==> flow/design.v <==
module mac #(
	parameter N = 16,  
	parameter Q = 12  
	)(
	input logic clk, sclr, ce,
	input logic [N-1:0] a_i, b_i, 
	input logic [N*2-1:0] c_i,
	output logic [N*2-1:0] r_o
	);
	always_ff @(posedge clk or posedge sclr) begin
		if (sclr) r_o <= 'd0;
		else if (ce) begin
				r_o <= (a_i * b_i + c_i);  
			end
	end
endmodule
module variable_shift_register #(parameter WIDTH = 8, parameter SIZE = 3)(
	input logic clk, rst, ce,
	input logic [WIDTH-1:0] data_i,
	output logic [WIDTH-1:0] data_o
	);
	logic [WIDTH-1:0] sh_r [SIZE-1:0];  
	generate 
	genvar i;
	for (i = 0; i < SIZE; i = i + 1) begin : for_loop
		always_ff @(posedge clk or posedge rst) begin
			if (rst) sh_r[i] <= 'd0; 
			else begin
				if (ce) begin
					if (i == 'd0) sh_r[i] <= data_i;
					else sh_r[i] <= sh_r[i - 1];
				end
			end
		end
	end : for_loop
	endgenerate
	assign data_o = sh_r[SIZE - 1];
endmodule
`timescale 1ns / 1ps
module convolver #(
	parameter n = 8'h0a,	 
	parameter k = 8'h03,  
	parameter s = 1,  
	parameter BL = 16,  
	parameter Q = 12  
	)(
	input logic clk,
	input logic rst,
	input logic ce,
	input logic [BL-1:0] activation,
	input logic [(k*k)*BL-1:0] weight1,
	output logic [31:0] conv_op,
	output logic valid_conv,
	output logic end_conv
	);
	logic [31:0] count1;  
	logic [31:0] count2;  
	logic [31:0] count3;  
	logic [31:0] row_count;  
	logic en1, en2, en3;  
	logic [BL-1:0] weight [0:k*k-1];
	generate
		genvar j;
		for (j = 0; j < k*k; j = j + 1) begin : for_loop
			assign weight[j][BL-1:0] = weight1[BL*j +: BL];
		end : for_loop
	endgenerate
	logic [BL*2-1:0] tmp [k*k+1:0];
	assign tmp[0] = 32'h00000000;
	generate
	genvar i;
	for (i = 0; i < k*k; i = i + 1) begin : for_loop1
		if ((i+1) % k == 0) begin 					 
			if (i == k*k - 1) begin 				 
				mac #(.N(BL), .Q(Q)) MAC0(
					.clk(clk),
					.sclr(rst),
					.ce(ce),
					.a_i(activation),
					.b_i(weight[i]),
					.c_i(tmp[i]),
					.r_o(conv_op)
				);
			end
			else begin
				logic [BL*2-1:0] tmp2;
				mac #(.N(BL), .Q(Q)) MAC1(
					.clk(clk),
					.sclr(rst),
					.ce(ce),
					.a_i(activation),
					.b_i(weight[i]),
					.c_i(tmp[i]),
					.r_o(tmp2)
				);
				variable_shift_register #(.WIDTH(BL*2), .SIZE(n-k)) SR(
					.clk(clk),
					.rst(rst),
					.ce(ce),
					.data_i(tmp2),
					.data_o(tmp[i+1])
					);
			end
		end
		else begin
			mac #(.N(BL), .Q(Q)) MAC2(
					.clk(clk),
					.sclr(rst),
					.ce(ce),
					.a_i(activation),
					.b_i(weight[i]),
					.c_i(tmp[i]),
					.r_o(tmp[i+1])
				);
		end
	end : for_loop1
	endgenerate
	always_ff @(posedge clk) begin
		if (rst) begin
			count1 <= 0;
			count2 <= 0;
			count3 <= 0;
			row_count <= 0;
			en1 <= 0;
			en2 <= 1;
			en3 <= 0;
		end
		else if (ce) begin
		if (ce) begin
			if (count1 == (k-1)*n + k - 1) begin  
				count1 <= count1 + 1'b1;
				en1 <= 1'b1;
			end
			else count1 <= count1 + 1'b1;
		end
		if (en1 && en2) begin
			if (count2 == n - k) begin
				count2 <= 0;
				en2 <= 0;
				row_count <= row_count + 1'b1;
			end
			else count2 <= count2 + 1'b1;
		end
		if(~en2) begin
			if(count3 == k-2) begin
				count3<=0;
				en2 <= 1'b1;
			end
		else
			count3 <= count3 + 1'b1;
		end
		if((((count2 + 1) % s == 0) && (row_count % s == 0))
			||(count3 == k-2)&&(row_count % s == 0)
			||(count1 == (k-1)*n+k-1))
		begin                                                                                                                        
			en3 <= 1;                                                                                                                             
		end
		else 
			en3 <= 0;
		end
	end
	assign end_conv = (count1>= n*n+2) ? 1'b1 : 1'b0;
	assign valid_conv = (en1&&en2&&en3);
endmodule
# [Tool chain data of convolver]
# Tool output for the design above, in the order of the flow.
# Line numbers count from 1 in the design file above.
# Operators carry their Yosys type and port widths (W data, S select, Z words).
# Cell names lack the library's common part.
# The mark - stands for no value.
[setup] top_module="convolver" clk_port="clk" library="sky130hd" pvt_corner="tt_025C_1v80"

# [Word level]
# Source: Yosys, flattened and elaborated. Widths are those after wreduce. Registers that Yosys merges into a memory's read port (data or address) are not register bits. Print and check cells do not count. Equal cells are merged and count once.
[bits] reg_bits=835 input_bits=163 wordCells=66
[op_classes] addsub=11 n_mul=9 cmp=1 n_eq=3 muxes=7 n_logic=1 reduce_logical=5
[ops] op="$mul A16 B16 Y32" count=9
[ops] op="$add A32 B32 Y32" count=8
[ops] op="$add A32 B1 Y32 const B" count=3
[ops] op="$mux W32" count=2
[ops] op="$eq A32 B1 Y1 const B" count=1
[ops] op="$eq A32 B3 Y1 const B" count=1
[ops] op="$eq A32 B5 Y1 const B" count=1
[ops] op="$ge A32 B7 Y1 const B" count=1
[ops] op="$reduce_and A2 Y1" count=3
[ops] op="$mux W1" count=5
[ops] op="$logic_and A1 B1 Y1" count=2
[ops] op="$not A1 Y1" count=1

# [Depth]
# Yosys ltp: most cells in a row. Word level: on the elaborated netlist, between registers, memories and ports. Mapped: between sequential cells and ports; inverters and the memories' decode and read muxes count.
[logic_depth] word_depth=5 abc_area=0 depth_mapped=26

# [Netlist]
# The flow's flattened synthesis, as Yosys stat reports it; memories are mapped. The netlist is that of the ABC_AREA named above (0 if unset); the other value can give another one.
# The area totals of this step are shown rounded.
[by_type] cell="fa_1" count=1994 area_total_um2=3.99E+04
[by_type] cell="dfrtp_1" count=736 area_total_um2=1.84E+04
[by_type] cell="ha_1" count=901 area_total_um2=1.13E+04
[by_type] cell="inv_1" count=2931 area_total_um2=1.1E+04
[by_type] cell="and2_1" count=1110 area_total_um2=6944.16
[by_type] cell="mux2_2" count=543 area_total_um2=6.11E+03
[by_type] cell="nand2_1" count=1487 area_total_um2=5.58E+03
[by_type] cell="clkbuf_1" count=534 area_total_um2=2E+03
[by_type] cell="dfxtp_1" count=99 area_total_um2=1.98E+03
[by_type] cell="xnor2_1" count=190 area_total_um2=1.66E+03
[by_type] cell="a21oi_1" count=257 area_total_um2=1.29E+03
[by_type] cell="xor2_1" count=125 area_total_um2=1094.8
[by_type] cell="o21ai_0" count=191 area_total_um2=955.917
[by_type] cell="nor2_1" count=221 area_total_um2=829.546
[by_type] cell="a21o_1" count=110 area_total_um2=825.792
[by_type] cell="nand3_1" count=79 area_total_um2=395.379
[by_type] cell="a31oi_1" count=54 area_total_um2=337.824
[by_type] cell="o21ai_1" count=63 area_total_um2=315.302
# Not listed: further types 69, cells in them 586.
[mapped] cells=12211 mapped_area_um2=115200 seq_area_um2=20400 ffs=835 buffers=550
# The figures by module come from a second, unflattened synthesis with its own total; it is not the netlist above.
[hier_totals] cells_unflattened=12842 hier_area_um2=120900
# Rows give one instance, submodules left out.
[by_module] mod="mac" n_inst=9 n_cells=1261 area_um2=10910
[by_module] mod="variable_shift_register #(WIDTH=32, SIZE=7)" n_inst=2 n_cells=474 area_um2=8976
[by_module] mod="convolver" n_inst=1 n_cells=545 area_um2=4727

# [Worst setup path after synthesis]
# Source: OpenSTA report_checks on the synthesized netlist (no wires, ideal clock, input and output delay 20% of the period each), path of least setup slack; recovery checks are left aside. Register names are those of the netlist, which keeps one name where synthesis merged equal registers.
[synth_timing] kind="input to register" from="in rst" to="reg en2" clock_period_ps=8000 in_delay_ps=1600 setup_ps=843 t_first_pin_ps=1600 arrival_ps=17692 required_time_ps=7157 path_slack_ps=-10536 path_delay_ps=16935 path_stages=2 n_path_buf=0 period_less_setup_slack_ps=18536
# "path_delay_ps" is the arrival time less input delay plus setup time.
# "path_stages": output pins that drive a net of the path, with the launching flip-flop's if there is one; two outputs of one cell count as two.
# "period_less_setup_slack_ps" is the clock period less the worst setup slack; recovery checks do not enter. This is arithmetic on one report: input and output delays are still those of the set period (20% each).
# A register here has more assigning lines than the two given.
[synth_between] path_cell_list="inv_1 o21ai_0" elab_chain_cells=0 cells_between=0 cone_lines=0
[synth_rtl] item="from (decl)" line_no=48 text="input logic rst,"
[synth_rtl] item="to (assign)" line_no=125 text="en2 <= 1;"
[synth_rtl] item="to (assign)" line_no=139 text="en2 <= 0;"
[synth_rtl] item="to (decl)" line_no=60 text="logic en1, en2, en3;"

# [Timing after layout]
# Path of least setup slack in the final report of stored run 2 (OpenROAD, finished layout, wires in). Where an end is a register, its clock arrival counts in the times.
# The path's times are printed in steps of 10 ps; the period is the one set.
[layout_timing] kind="input to register" from="in weight1[58]" to="reg for_loop1[3].genblk1.MAC2.r_o[27]" clock_period_ps=7510 in_delay_ps=1500 setup_ps=140 t_first_pin_ps=1500 arrival_ps=7920 required_time_ps=8080 path_slack_ps=170 path_stages=23 n_path_buf=4
# Between the ends stands the longest chain of elaborated cells between them, by number of cells; it is not shown to be the way that was timed. Of several equally long chains one is given.
# Each line given opens the expression or statement behind the cell; cells for indexed reads and writes are added by Yosys, which also makes memories of some case tables.
[layout_between] path_cell_list="clkdlybuf4s50_1 buf_12 buf_4 and2_1 fa_1 fa_1 fa_1 fa_1 fa_1 inv_1 fa_1 inv_1 ha_1 a21o_1 a21o_1 a21oi_2 or4b_4 a211oi_4 buf_4 nor2_1 a31oi_1 xor2_1 mux2i_1" elab_chain_cells=2 cells_between=2 cone_lines=1 cone_classes="1 x add/sub; 1 x mul"
[layout_rtl] item="from (decl)" line_no=51 text="input logic [(k*k)*BL-1:0] weight1,"
[layout_rtl] item="$mul A16 B16 Y32" line_no=13 text="r_o <= (a_i * b_i + c_i);"
[layout_rtl] item="$add A32 B32 Y32" line_no=13
[layout_rtl] item="to (assign)" line_no=11 text="if (sclr) r_o <= 'd0;"
[layout_rtl] item="to (assign)" line_no=13
[layout_rtl] item="to (decl)" line_no=8 text="output logic [N*2-1:0] r_o"

--- measured runs ---
Record of 3 stored runs of the RTL-to-layout flow on convolver, platform sky130hd. The runs are unordered. Constraints: input delay and output delay 20% of the set period each, output load 0.01 pF.
"timing.achieved_period_ps" = clock period - worst setup slack. The figure is calculated, with input and output delays left at 20% of the set period.
"worst_path_ps" = time allowed to the worst setup path (clock period - input delay - output delay, where it has them) - its slack; a late launch clock adds to it, a late capture clock takes from it.
"worst_path_ps" is given in steps of 10 ps.
Values from the reports are rounded here.

[flow] stored run 1: files
==> flow/run.sh <==
#!/bin/bash
# the make line also repeats the synthesis and layout settings of config.mk as NAME=value (left out here)
make -C /OpenROAD-flow-scripts/flow DESIGN_CONFIG=/design/flow/config.mk WORK_HOME=/design/flow/orfs CLKGATE_MAP_FILE= finish
==> flow/config.mk <==
export PLATFORM = sky130hd
export DESIGN_NAME = convolver
export DESIGN_NICKNAME = convolver
export VERILOG_FILES = /design/flow/design.v
export SDC_FILE = /design/flow/constraint.sdc
export NUM_CORES = 4
export LEC_CHECK = 0
export ABC_AREA = 1
export CAP_MARGIN = 25
export CELL_PAD_IN_SITES_DETAIL_PLACEMENT = 2
export CORE_ASPECT_RATIO = 1.59
export CORE_MARGIN = 9
export CORE_UTILIZATION = 45
export CTS_CLUSTER_DIAMETER = 397
export GPL_ROUTABILITY_DRIVEN = 0
export HOLD_SLACK_MARGIN = 0.02
export MIN_ROUTING_LAYER = met2
export SLEW_MARGIN = 30
==> flow/constraint.sdc <==
create_clock -name core_clock -period 8.55 [get_ports {clk}]
set_input_delay 1.7100 -clock core_clock [delete_from_list [all_inputs] [get_ports {clk}]]
set_output_delay 1.7100 -clock core_clock [all_outputs]
set_load 0.01 [all_outputs]

[flow] stored run 1: no results, placement failed with DPL-0033

[flow] stored run 2: files
==> flow/run.sh <==
#!/bin/bash
# the make line also repeats the synthesis and layout settings of config.mk as NAME=value (left out here)
make -C /OpenROAD-flow-scripts/flow DESIGN_CONFIG=/design/flow/config.mk WORK_HOME=/design/flow/orfs CLKGATE_MAP_FILE= finish
==> flow/config.mk <==
export PLATFORM = sky130hd
export DESIGN_NAME = convolver
export DESIGN_NICKNAME = convolver
export VERILOG_FILES = /design/flow/design.v
export SDC_FILE = /design/flow/constraint.sdc
export NUM_CORES = 4
export LEC_CHECK = 0
export CAP_MARGIN = 20
export CORE_MARGIN = 2
export CORE_UTILIZATION = 47
export SLEW_MARGIN = 20
==> flow/constraint.sdc <==
create_clock -name core_clock -period 7.51 [get_ports {clk}]
set_input_delay 1.5020 -clock core_clock [delete_from_list [all_inputs] [get_ports {clk}]]
set_output_delay 1.5020 -clock core_clock [all_outputs]
set_load 0.01 [all_outputs]

[flow] stored run 2: metrics
[metrics] synth_chip_area_um2 = 115200
[metrics] design.die.area_um2 = 249100
[metrics] finalCellArea_um2 = 133000
[metrics] utilization_frac = 0.546
[metrics] worst_setup_slack_ps = 166
[metrics] final_setup_tns_ps = 0
[metrics] holdWs_ps = 461
[metrics] timing.achieved_period_ps = 7344
[metrics] worst_path_ps = 5840
[metrics] timing.worst_path_kind = input to register

[flow] stored run 3: files
==> flow/run.sh <==
#!/bin/bash
# the make line also repeats the synthesis and layout settings of config.mk as NAME=value (left out here)
make -C /OpenROAD-flow-scripts/flow DESIGN_CONFIG=/design/flow/config.mk WORK_HOME=/design/flow/orfs CLKGATE_MAP_FILE= finish
==> flow/config.mk <==
export PLATFORM = sky130hd
export DESIGN_NAME = convolver
export DESIGN_NICKNAME = convolver
export VERILOG_FILES = /design/flow/design.v
export SDC_FILE = /design/flow/constraint.sdc
export NUM_CORES = 4
export LEC_CHECK = 0
export ABC_AREA = 1
export CAP_MARGIN = 25
export CELL_PAD_IN_SITES_DETAIL_PLACEMENT = 2
export CELL_PAD_IN_SITES_GLOBAL_PLACEMENT = 1
export CORE_ASPECT_RATIO = 1.46
export CORE_MARGIN = 9
export CORE_UTILIZATION = 45
export CTS_CLUSTER_DIAMETER = 397
export GPL_ROUTABILITY_DRIVEN = 0
export HOLD_SLACK_MARGIN = 0.02
export MIN_ROUTING_LAYER = met1
export SLEW_MARGIN = 20
==> flow/constraint.sdc <==
create_clock -name core_clock -period 8.55 [get_ports {clk}]
set_input_delay 1.7100 -clock core_clock [delete_from_list [all_inputs] [get_ports {clk}]]
set_output_delay 1.7100 -clock core_clock [all_outputs]
set_load 0.01 [all_outputs]

[flow] stored run 3: metrics
[metrics] synth_chip_area_um2 = 125400
[metrics] design.die.area_um2 = 298400
[metrics] finalCellArea_um2 = 135700
[metrics] utilization_frac = 0.49
[metrics] worst_setup_slack_ps = -503
[metrics] final_setup_tns_ps = -8602
[metrics] holdWs_ps = 499
[metrics] timing.achieved_period_ps = 9053
[metrics] worst_path_ps = 7340
[metrics] timing.worst_path_kind = input to register
--- end ---
